==> flow/design.v <==
(* keep_hierarchy = "yes", use_dsp = "yes" *)
module cordic_final #(
    parameter WIDTH = 32,          
    parameter FRAC = 14,           
    parameter ITER = 16,           
    parameter LOG_ITER = 4,         
    parameter POST_STAGES = 5       
)
(
    input wire                    clk,
    input wire                    rst_n,        
    input wire                    start,        
    input wire signed [WIDTH-1:0] x_in,         
    input wire                    func_select,  
    output reg                    busy,         
    output reg                    done,         
    output reg signed [WIDTH:0] result       
);
    localparam signed [WIDTH-1:0] ONE_Q = (1 << FRAC);         
    localparam signed [WIDTH-1:0] ONE_Q_1 = ONE_Q >> 1;         
    localparam signed [WIDTH-1:0] K_INV_SCALED = 16'sd19784;    
    wire [5:0] shift_lut [0:ITER-1];
    wire signed [WIDTH-1:0] atanh_lut [0:ITER-1];
    reg signed [WIDTH-1:0] x_pipe [0:ITER];
    reg signed [WIDTH-1:0] y_pipe [0:ITER];
    reg signed [WIDTH-1:0] z_pipe [0:ITER];
    reg valid_pipe [0:ITER];
    reg signed [WIDTH-1:0] x_input_pipe [0:POST_STAGES-1];
    reg signed [WIDTH-1:0] y_result_pipe [0:POST_STAGES-1];
    reg func_select_pipe [0:POST_STAGES-1];
    reg valid_post_pipe [0:POST_STAGES-1];
    reg signed [2*WIDTH-1:0] x_squared_pipe [0:POST_STAGES-1];
    reg signed [2*WIDTH-1:0] coeff_term_pipe [0:POST_STAGES-1];
    reg signed [WIDTH-1:0] one_minus_approx_pipe [0:POST_STAGES-1];
    reg signed [2*WIDTH-1:0] final_product_pipe [0:POST_STAGES-1];
    reg signed [WIDTH-1:0] extracted_result_pipe [0:POST_STAGES-1];
    reg [1:0] state, next_state;
    reg [LOG_ITER:0] stage_counter;
    localparam [1:0] IDLE = 2'b00;
    localparam [1:0] PROCESS = 2'b01;
    localparam [1:0] OUTPUT = 2'b10;
    reg signed [WIDTH-1:0] x_input_stored;  
    reg                    func_select_stored;
    integer i;
    assign shift_lut[0]  = 6'd1;   assign shift_lut[1]  = 6'd2;   assign shift_lut[2]  = 6'd3;   assign shift_lut[3]  = 6'd4;
    assign shift_lut[4]  = 6'd4;   assign shift_lut[5]  = 6'd5;   assign shift_lut[6]  = 6'd6;   assign shift_lut[7]  = 6'd7;
    assign shift_lut[8]  = 6'd8;   assign shift_lut[9]  = 6'd9;   assign shift_lut[10] = 6'd10;  assign shift_lut[11] = 6'd11;
    assign shift_lut[12] = 6'd12;  assign shift_lut[13] = 6'd13;  assign shift_lut[14] = 6'd13;  assign shift_lut[15] = 6'd14;
    assign atanh_lut[0]  = 16'sd9000;   assign atanh_lut[1]  = 16'sd4185;   assign atanh_lut[2]  = 16'sd2059;   assign atanh_lut[3]  = 16'sd1025;
    assign atanh_lut[4]  = 16'sd1025;   assign atanh_lut[5]  = 16'sd512;    assign atanh_lut[6]  = 16'sd256;    assign atanh_lut[7]  = 16'sd128;
    assign atanh_lut[8]  = 16'sd64;     assign atanh_lut[9]  = 16'sd32;     assign atanh_lut[10] = 16'sd16;     assign atanh_lut[11] = 16'sd8;
    assign atanh_lut[12] = 16'sd4;      assign atanh_lut[13] = 16'sd2;      assign atanh_lut[14] = 16'sd2;      assign atanh_lut[15] = 16'sd1;
    genvar stage;
    generate 
        for (stage = 0; stage < ITER; stage = stage + 1) 
        begin : cordic_pipeline
            wire z_positive;
            wire [5:0] current_shift;
            wire signed [WIDTH-1:0] x_shifted;
            wire signed [WIDTH-1:0] y_shifted;
            wire signed [WIDTH-1:0] atanh_val;
            assign z_positive = ~z_pipe[stage][WIDTH-1];
            assign current_shift = shift_lut[stage];
            assign x_shifted = x_pipe[stage] >>> current_shift;
            assign y_shifted = y_pipe[stage] >>> current_shift;
            assign atanh_val = atanh_lut[stage];
            always @(posedge clk or negedge rst_n) begin
                if (!rst_n) begin
                    x_pipe[stage+1] <= {WIDTH{1'b0}};
                    y_pipe[stage+1] <= {WIDTH{1'b0}};
                    z_pipe[stage+1] <= {WIDTH{1'b0}};
                    valid_pipe[stage+1] <= 1'b0;
                end else begin
                    (* use_dsp = "yes" *) x_pipe[stage+1] <= z_positive ? (x_pipe[stage] + y_shifted) : (x_pipe[stage] - y_shifted);
                    (* use_dsp = "yes" *) y_pipe[stage+1] <= z_positive ? (y_pipe[stage] + x_shifted) : (y_pipe[stage] - x_shifted);
                    (* use_dsp = "yes" *) z_pipe[stage+1] <= z_positive ? (z_pipe[stage] - atanh_val) : (z_pipe[stage] + atanh_val);
                    valid_pipe[stage+1] <= valid_pipe[stage];
                end
            end
        end
    endgenerate
    always @(posedge clk or negedge rst_n) begin
        if (!rst_n) begin
            x_input_pipe[0] <= {WIDTH{1'b0}};
            y_result_pipe[0] <= {WIDTH{1'b0}};
            func_select_pipe[0] <= 1'b0;
            valid_post_pipe[0] <= 1'b0;
            x_squared_pipe[0] <= {(2*WIDTH){1'b0}};
        end else begin
            x_input_pipe[0] <= x_input_stored;
            y_result_pipe[0] <= y_pipe[ITER];
            func_select_pipe[0] <= func_select_stored;
            valid_post_pipe[0] <= valid_pipe[ITER];
            (* use_dsp = "yes" *) x_squared_pipe[0] <= $signed(x_input_stored) * $signed(x_input_stored);
        end
    end
    always @(posedge clk or negedge rst_n) begin
        if (!rst_n) begin
            x_input_pipe[1] <= {WIDTH{1'b0}};
            y_result_pipe[1] <= {WIDTH{1'b0}};
            func_select_pipe[1] <= 1'b0;
            valid_post_pipe[1] <= 1'b0;
            coeff_term_pipe[1] <= {(2*WIDTH){1'b0}};
        end else begin
            x_input_pipe[1] <= x_input_pipe[0];
            y_result_pipe[1] <= y_result_pipe[0];
            func_select_pipe[1] <= func_select_pipe[0];
            valid_post_pipe[1] <= valid_post_pipe[0];
            (* use_dsp = "yes" *) coeff_term_pipe[1] <= (x_squared_pipe[0] * 23900) >>> 30;
        end
    end
    always @(posedge clk or negedge rst_n) begin
        if (!rst_n) begin
            x_input_pipe[2] <= {WIDTH{1'b0}};
            y_result_pipe[2] <= {WIDTH{1'b0}};
            func_select_pipe[2] <= 1'b0;
            valid_post_pipe[2] <= 1'b0;
            one_minus_approx_pipe[2] <= {WIDTH{1'b0}};
        end else begin
            x_input_pipe[2] <= x_input_pipe[1];
            y_result_pipe[2] <= y_result_pipe[1];
            func_select_pipe[2] <= func_select_pipe[1];
            valid_post_pipe[2] <= valid_post_pipe[1];
            (* use_dsp = "yes" *) one_minus_approx_pipe[2] <= ONE_Q - coeff_term_pipe[1][WIDTH-1:0];
        end
    end
    always @(posedge clk or negedge rst_n) begin
        if (!rst_n) begin
            x_input_pipe[3] <= {WIDTH{1'b0}};
            y_result_pipe[3] <= {WIDTH{1'b0}};
            func_select_pipe[3] <= 1'b0;
            valid_post_pipe[3] <= 1'b0;
            final_product_pipe[3] <= {(2*WIDTH){1'b0}};
        end else begin
            x_input_pipe[3] <= x_input_pipe[2];
            y_result_pipe[3] <= y_result_pipe[2];
            func_select_pipe[3] <= func_select_pipe[2];
            valid_post_pipe[3] <= valid_post_pipe[2];
            (* use_dsp = "yes" *) final_product_pipe[3] <= $signed(y_result_pipe[2]) * $signed(one_minus_approx_pipe[2]);
        end
    end
    always @(posedge clk or negedge rst_n) begin
        if (!rst_n) begin
            x_input_pipe[4] <= {WIDTH{1'b0}};
            y_result_pipe[4] <= {WIDTH{1'b0}};
            func_select_pipe[4] <= 1'b0;
            valid_post_pipe[4] <= 1'b0;
            extracted_result_pipe[4] <= {WIDTH{1'b0}};
        end else begin
            x_input_pipe[4] <= x_input_pipe[3];
            y_result_pipe[4] <= y_result_pipe[3];
            func_select_pipe[4] <= func_select_pipe[3];
            valid_post_pipe[4] <= valid_post_pipe[3];
            (* use_dsp = "yes" *) extracted_result_pipe[4] <= final_product_pipe[3] >>> FRAC;
        end
    end
    always @(*) begin
        case (state)
            IDLE: next_state = start ? PROCESS : IDLE;
            PROCESS: next_state = (stage_counter >= ITER + POST_STAGES + 3) ? OUTPUT : PROCESS; 
            OUTPUT: next_state = IDLE;
            default: next_state = IDLE;
        endcase
    end  
    always @(posedge clk or negedge rst_n) begin
        if (!rst_n) begin
            state <= IDLE;
            busy <= 1'b0;
            done <= 1'b0;
            result <= {WIDTH{1'b0}};
            stage_counter <= {(LOG_ITER+1){1'b0}};
            x_pipe[0] <= {WIDTH{1'b0}};
            y_pipe[0] <= {WIDTH{1'b0}};
            z_pipe[0] <= {WIDTH{1'b0}};
            valid_pipe[0] <= 1'b0;
            x_input_stored <= {WIDTH{1'b0}};
            func_select_stored <= 1'b0;
        end else begin
            state <= next_state;
            done <= 1'b0;  
            case (state)
                IDLE: begin
                    busy <= 1'b0;
                    stage_counter <= {(LOG_ITER+1){1'b0}};
                    if (start) begin
                        x_pipe[0] <= K_INV_SCALED;  
                        y_pipe[0] <= {WIDTH{1'b0}}; 
                        func_select_stored <= func_select;
                        if (func_select) begin  
                            z_pipe[0] <= x_in; 
                            x_input_stored <= x_in;
                        end else begin  
                            z_pipe[0] <= $signed(x_in) >>> 1; 
                            x_input_stored <= $signed(x_in) >>> 1;
                        end
                        valid_pipe[0] <= 1'b1;
                        busy <= 1'b1;
                        stage_counter <= {(LOG_ITER+1){1'b0}};
                    end
                end
                PROCESS: begin
                    stage_counter <= stage_counter + 1'b1;
                end
                OUTPUT: begin
                    busy <= 1'b0;
                    if (valid_post_pipe[POST_STAGES-1]) begin
                        if (func_select_pipe[POST_STAGES-1]) begin
                            result <= extracted_result_pipe[POST_STAGES-1];
                        end else begin
                            result <= (extracted_result_pipe[POST_STAGES-1] + ONE_Q) >>> 1;
                        end
                        done <= 1'b1;
                    end
                end
                default: begin
                    state <= IDLE;
                end
            endcase
        end
    end
endmodule                      
# From RTL to reports: cordic_final
# Tool output for the design above before and after an edit, in the order of the flow.
# Lines under "before" count in the file above, lines under "after" in the edited file.
# "change" is "after" less "before", of the values as shown; "rel_change_pct" is that difference over "before", in percent.
# Operators: Yosys type, input widths -> output width; for muxes data width and select width s.
# Library cell names are shortened.
# A cell with n/a has no value.
dict set report setup {
  top_module {cordic_final}
  clock {clk}
  cell_library {sky130hd}
  corner {tt_025C_1v80}
}

# The edit
# The edit as a unified diff against the file above.
# The edit is scripted, without regard to the design's behaviour, which it may alter; it was not made to optimise anything.
# begin of diff
@@ -204,5 +204,5 @@
                 OUTPUT: begin
                     busy <= 1'b0;
-                    if (valid_post_pipe[POST_STAGES-1]) begin
+                    begin
                         if (func_select_pipe[POST_STAGES-1]) begin
                             result <= extracted_result_pipe[POST_STAGES-1];
# end of diff

# Word-level counts
# Yosys after proc, flatten, opt, wreduce and memory -nomap, before mapping. Print and check cells are not counted.
# item before after change rel_change_pct
set bits {}
lappend bits {regBits 1846 1824 -22 -1.19}
lappend bits {in_bits 36 36 0 0.00}
lappend bits {output_inout_bits 35 35 0 0.00}
lappend bits {elab_cells 249 225 -24 -9.64}
# item before after change rel_change_pct
set op_classes {}
lappend op_classes {addsub 92 92 0 0.00}
lappend op_classes {n_mul 3 3 0 0.00}
lappend op_classes {compare 1 1 0 0.00}
lappend op_classes {eq_ne 2 2 0 0.00}
lappend op_classes {n_mux 56 55 -1 -1.79}
lappend op_classes {n_reduce_logical 6 5 -1 -16.67}
# cell before after change rel_change_pct
set op_table {}
lappend op_table {{$mux 1} 4 3 -1 -25.00}
lappend op_table {{$reduce_and 2->1} 2 1 -1 -50.00}
lappend op_table {{$mux 32} 45 45 0 0.00}
lappend op_table {{$add 32x19->32} 4 4 0 0.00}
lappend op_table {{$add 32x28->32} 4 4 0 0.00}
lappend op_table {{$sub 32x19->32} 4 4 0 0.00}
lappend op_table {{$sub 32x28->32} 4 4 0 0.00}
lappend op_table {{$add 32x12->32 const B} 2 2 0 0.00}
lappend op_table {{$add 32x20->32} 2 2 0 0.00}
lappend op_table {{$add 32x21->32} 2 2 0 0.00}
lappend op_table {{$add 32x22->32} 2 2 0 0.00}
lappend op_table {{$add 32x23->32} 2 2 0 0.00}
lappend op_table {{$add 32x24->32} 2 2 0 0.00}
lappend op_table {{$add 32x25->32} 2 2 0 0.00}
lappend op_table {{$add 32x26->32} 2 2 0 0.00}
lappend op_table {{$add 32x27->32} 2 2 0 0.00}
lappend op_table {{$add 32x29->32} 2 2 0 0.00}
lappend op_table {{$add 32x3->32 const B} 2 2 0 0.00}
lappend op_table {{$mux 2} 2 2 0 0.00}
lappend op_table {{$reduce_bool 2->1} 2 2 0 0.00}
lappend op_table {{$sub 32x12->32 const B} 2 2 0 0.00}
lappend op_table {{$sub 32x20->32} 2 2 0 0.00}
lappend op_table {{$sub 32x21->32} 2 2 0 0.00}
lappend op_table {{$sub 32x22->32} 2 2 0 0.00}
lappend op_table {{$sub 32x23->32} 2 2 0 0.00}
lappend op_table {{$sub 32x24->32} 2 2 0 0.00}
lappend op_table {{$sub 32x25->32} 2 2 0 0.00}
lappend op_table {{$sub 32x26->32} 2 2 0 0.00}
# Not every row of either side is listed.

# Depth
# Depth = most cells in a row (Yosys ltp): at word level without a register or memory, in the mapped netlist without a sequential cell, where the memories' decode and read muxes count.
# item before after change rel_change_pct
set logic_depth {}
lappend logic_depth {word_depth 4 4 0 0.00}
lappend logic_depth {abc_area 0 0 n/a n/a}
lappend logic_depth {mapped_depth 34 31 -3 -8.82}

# Synthesis result
# Yosys stat after the flow's synthesis: flattened, memories mapped to cells. It holds for the ABC_AREA given above (unset counts as 0); a run with the other value may have another netlist.
# item before after change rel_change_pct
set synth_totals {}
lappend synth_totals {cell_count 19556 19702 146 0.75}
lappend synth_totals {yosys_area_um2 185208.9 186716.6 1507.7 0.81}
lappend synth_totals {seqArea_um2 43367.8 42892.4 -475.4 -1.10}
lappend synth_totals {flip_flops 1733 1714 -19 -1.10}
lappend synth_totals {n_buf 432 432 0 0.00}
# type before after change rel_change_pct
set by_type {}
lappend by_type {o21a_1 180 286 106 58.89}
lappend by_type {inv_1 2951 2846 -105 -3.56}
lappend by_type {o21ai_1 15 119 104 693.33}
lappend by_type {o21ai_0 593 498 -95 -16.02}
lappend by_type {nand2b_1 191 265 74 38.74}
lappend by_type {o21bai_1 190 122 -68 -35.79}
lappend by_type {a21boi_0 83 22 -61 -73.49}
lappend by_type {a31oi_1 88 130 42 47.73}
lappend by_type {nand2_1 1436 1397 -39 -2.72}
lappend by_type {or3_1 95 126 31 32.63}
lappend by_type {nor3_1 344 372 28 8.14}
lappend by_type {and2_1 408 434 26 6.37}
lappend by_type {nor2_1 1435 1413 -22 -1.53}
lappend by_type {nand4_1 80 58 -22 -27.50}
lappend by_type {xor2_1 389 410 21 5.40}
lappend by_type {nand3_1 217 197 -20 -9.22}
lappend by_type {dfrtp_1 1732 1713 -19 -1.10}
lappend by_type {a311oi_1 10 29 19 190.00}
# Not every row of either side is listed.

# Worst setup path after synthesis
# OpenSTA on the mapped netlist: ideal clock, no wires. The path of least setup slack (recovery checks aside). Input and output delay are each 20% of the period. Register names are those of the netlist, which keeps one name where synthesis merged equal registers.
# item before after change rel_change_pct
set synth_timing {}
lappend synth_timing {path_type {register to register} {register to register} n/a n/a}
lappend synth_timing {from {register (no name shown)} {register x_input_stored[31]} n/a n/a}
lappend synth_timing {to {register x_squared_pipe[0][59]} {register x_squared_pipe[0][59]} n/a n/a}
lappend synth_timing {period_ns 12.0 12.0 0.0 0.00}
lappend synth_timing {setup_time_ns 0.136 0.125 -0.011 n/a}
lappend synth_timing {launch_ns 0.000 0.000 0.000 n/a}
lappend synth_timing {arrival_time_ns 8.660 8.340 -0.320 -3.70}
lappend synth_timing {required_ns 11.864 11.875 0.011 0.09}
lappend synth_timing {slack_ns 3.205 3.535 0.330 n/a}
lappend synth_timing {path_delay_ns 8.796 8.465 -0.331 -3.76}
lappend synth_timing {driving_pins 31 26 -5 -16.13}
lappend synth_timing {path_buffers 2 2 0 0.00}
lappend synth_timing {period_less_setup_slack_ns 8.795 8.465 -0.330 -3.75}
# "path_delay_ns" is the arrival time less input delay plus setup time.
# "driving_pins": output pins that drive a net of the path, with the launching flip-flop's if there is one; two outputs of one cell count as two.
# "period_less_setup_slack_ns" = period - worst setup slack (recovery checks aside). The figure is calculated, with input and output delays left at 20% of the set period.
# The rows between start and end are the longest chain of elaborated cells between them; the timing report does not say that the signal goes this way. Where chains are equally long, one stands for them.
# A line is the first line of the expression or statement that the cell stems from. Yosys adds cells for indexed reads and writes and turns some case tables into memories.
# A register here has more assigning lines than the two given.
dict set report synth_between_before {
  cell_sequence {dfrtp_1 > clkbuf_1 > nand2_1 > inv_1 > fa_1 > inv_1 > fa_1 > inv_1 > fa_1 > inv_1 > fa_1 > inv_1 > fa_1 > fa_1 > inv_1 > fa_1 > fa_1 > inv_1 > ha_1 > clkbuf_1 > nand2_1 > nand2_1 > a21o_1 > a21oi_1 > o21ai_0 > a21o_1 > a21oi_1 > a21boi_1 > or3_1 > a2111oi_0 > nor3_1}
  elab_chain_len 1
  cone_cells 1
  lines_between 1
  classes_between {mul: 1}
}
# item line
set synth_rtl_before {}
lappend synth_rtl_before {{$mul 32x32->64} 94} ;# (* use_dsp = "yes" *) x_squared_pipe[0] <= $signed(x_input_stored) * $signed(x_input_stored);
lappend synth_rtl_before {{end, assigned} 88} ;# x_squared_pipe[0] <= {(2*WIDTH){1'b0}};
lappend synth_rtl_before {{end, assigned} 94}
lappend synth_rtl_before {{end, declared} 32} ;# reg signed [2*WIDTH-1:0] x_squared_pipe [0:POST_STAGES-1];
dict set report synth_between_after {
  cell_sequence {dfrtp_1 > clkbuf_1 > nand2_1 > inv_1 > fa_1 > fa_1 > fa_1 > inv_1 > fa_1 > inv_1 > fa_1 > inv_1 > fa_1 > fa_1 > fa_1 > inv_1 > ha_1 > and3_1 > clkbuf_1 > nand3_1 > a2111oi_0 > o31ai_1 > o31a_1 > o311ai_1 > a21oi_1 > xnor2_1}
  elab_chain_len 1
  cone_cells 1
  lines_between 1
  classes_between {mul: 1}
}
# item line
set synth_rtl_after {}
lappend synth_rtl_after {{start, declared} 42} ;# reg signed [WIDTH-1:0] x_input_stored;
lappend synth_rtl_after {{start, assigned} 191} ;# x_input_stored <= x_in;
lappend synth_rtl_after {{start, assigned} 194} ;# x_input_stored <= $signed(x_in) >>> 1;
lappend synth_rtl_after {{$mul 32x32->64} 94} ;# (* use_dsp = "yes" *) x_squared_pipe[0] <= $signed(x_input_stored) * $signed(x_input_stored);
lappend synth_rtl_after {{end, assigned} 88} ;# x_squared_pipe[0] <= {(2*WIDTH){1'b0}};
lappend synth_rtl_after {{end, assigned} 94}
lappend synth_rtl_after {{end, declared} 32} ;# reg signed [2*WIDTH-1:0] x_squared_pipe [0:POST_STAGES-1];

# Worst path after layout
# Path of least setup slack in the final report of each run of pair 1 (OpenROAD, finished layout, wires in). Where an end is a register, its clock arrival counts in the times.
# item before after change rel_change_pct
set layout_timing {}
lappend layout_timing {path_type {register to register} {register to register} n/a n/a}
lappend layout_timing {from {register (no name shown)} {register x_input_stored[2]} n/a n/a}
lappend layout_timing {to {register x_squared_pipe[0][59]} {register x_squared_pipe[0][59]} n/a n/a}
lappend layout_timing {period_ns 10.1 10.1 0.0 0.00}
lappend layout_timing {setup_time_ns 0.13 0.13 0.00 n/a}
lappend layout_timing {launch_ns 0.94 0.91 -0.03 -3.19}
lappend layout_timing {arrival_time_ns 9.88 9.90 0.02 0.20}
lappend layout_timing {required_ns 10.85 10.85 0.00 0.00}
lappend layout_timing {slack_ns 0.97 0.95 -0.02 n/a}
lappend layout_timing {driving_pins 28 26 -2 -7.14}
lappend layout_timing {path_buffers 2 0 -2 -100.00}
# The rows between start and end are the longest chain of elaborated cells between them; the timing report does not say that the signal goes this way. Where chains are equally long, one stands for them.
# A register here has more assigning lines than the two given.
dict set report layout_between_before {
  cell_sequence {dfrtp_1 > inv_1 > buf_4 > nor2_1 > inv_1 > fa_1 > fa_1 > fa_1 > fa_1 > inv_1 > fa_1 > fa_1 > fa_1 > inv_1 > fa_1 > inv_1 > ha_1 > a21o_1 > a21oi_1 > o21ai_0 > o21ai_1 > a21oi_1 > o41ai_1 > buf_4 > a21boi_1 > or3_1 > a2111oi_0 > nor3_1}
  elab_chain_len 1
  cone_cells 1
  lines_between 1
  classes_between {mul: 1}
}
# item line
set layout_rtl_before {}
lappend layout_rtl_before {{$mul 32x32->64} 94} ;# (* use_dsp = "yes" *) x_squared_pipe[0] <= $signed(x_input_stored) * $signed(x_input_stored);
lappend layout_rtl_before {{end, assigned} 88} ;# x_squared_pipe[0] <= {(2*WIDTH){1'b0}};
lappend layout_rtl_before {{end, assigned} 94}
lappend layout_rtl_before {{end, declared} 32} ;# reg signed [2*WIDTH-1:0] x_squared_pipe [0:POST_STAGES-1];
dict set report layout_between_after {
  cell_sequence {dfrtp_1 > nand2_1 > fa_1 > fa_1 > inv_1 > fa_1 > inv_1 > fa_1 > inv_1 > fa_1 > fa_1 > fa_1 > inv_1 > fa_1 > inv_1 > ha_1 > and2_1 > nand3_1 > nor3_1 > nand3_1 > a2111oi_1 > o31ai_1 > o31a_1 > o311ai_1 > a21oi_1 > xnor2_1}
  elab_chain_len 1
  cone_cells 1
  lines_between 1
  classes_between {mul: 1}
}
# item line
set layout_rtl_after {}
lappend layout_rtl_after {{start, declared} 42} ;# reg signed [WIDTH-1:0] x_input_stored;
lappend layout_rtl_after {{start, assigned} 191} ;# x_input_stored <= x_in;
lappend layout_rtl_after {{start, assigned} 194} ;# x_input_stored <= $signed(x_in) >>> 1;
lappend layout_rtl_after {{$mul 32x32->64} 94} ;# (* use_dsp = "yes" *) x_squared_pipe[0] <= $signed(x_input_stored) * $signed(x_input_stored);
lappend layout_rtl_after {{end, assigned} 88} ;# x_squared_pipe[0] <= {(2*WIDTH){1'b0}};
lappend layout_rtl_after {{end, assigned} 94}
lappend layout_rtl_after {{end, declared} 32} ;# reg signed [2*WIDTH-1:0] x_squared_pipe [0:POST_STAGES-1];

# Measured runs
# Both versions went through the flow (Yosys, OpenROAD) with the same settings in each pair. Constraints: input delay and output delay 20% of the set period each, output load 0.01 pF.
dict set report flow_settings_pair_1 {
  CORE_UTILIZATION 40
  period_ns 10.1
  CAP_MARGIN 20
  CORE_MARGIN 2
  SLEW_MARGIN 20
}
# item before after change rel_change_pct
set measured_pair_1 {}
lappend measured_pair_1 {ys_area_um2 185208.9 186716.6 1507.7 0.81}
lappend measured_pair_1 {die_area_um2 468479.0 472271.0 3792.0 0.81}
lappend measured_pair_1 {final_stdcell_area_um2 200826.0 201911.0 1085.0 0.54}
lappend measured_pair_1 {worst_setup_slack_ns 0.975 0.954 -0.021 n/a}
lappend measured_pair_1 {total_negative_slack_ns 0.000 0.000 0.000 n/a}
lappend measured_pair_1 {worst_hold_slack_ns 0.287 0.317 0.030 n/a}
lappend measured_pair_1 {achieved_clock_period_ns 9.125 9.146 0.021 0.23}
dict set report flow_settings_pair_2 {
  ABC_AREA 1
  CELL_PAD_IN_SITES_GLOBAL_PLACEMENT 2
  CORE_UTILIZATION 19
  CTS_CLUSTER_SIZE 22
  MIN_ROUTING_LAYER {met1}
  PLACE_DENSITY_LB_ADDON 0.19
  SETUP_SLACK_MARGIN 1.03
  SLEW_MARGIN 0
  period_ns 5.75
  CAP_MARGIN 20
  CORE_MARGIN 2
}
# item before after change rel_change_pct
set measured_pair_2 {}
lappend measured_pair_2 {ys_area_um2 205694.8 206088.9 394.1 0.19}
lappend measured_pair_2 {die_area_um2 1090940.0 1093030.0 2090.0 0.19}
lappend measured_pair_2 {final_stdcell_area_um2 254878.0 253526.0 -1352.0 -0.53}
lappend measured_pair_2 {worst_setup_slack_ns -1.368 -1.354 0.014 n/a}
lappend measured_pair_2 {total_negative_slack_ns -81.126 -76.983 4.143 n/a}
lappend measured_pair_2 {achieved_clock_period_ns 7.118 7.104 -0.014 -0.20}
# By "achieved_clock_period_ns" is meant the clock period of the run minus its worst setup slack. This is arithmetic on one report: input and output delays are still those of the set period (20% each).
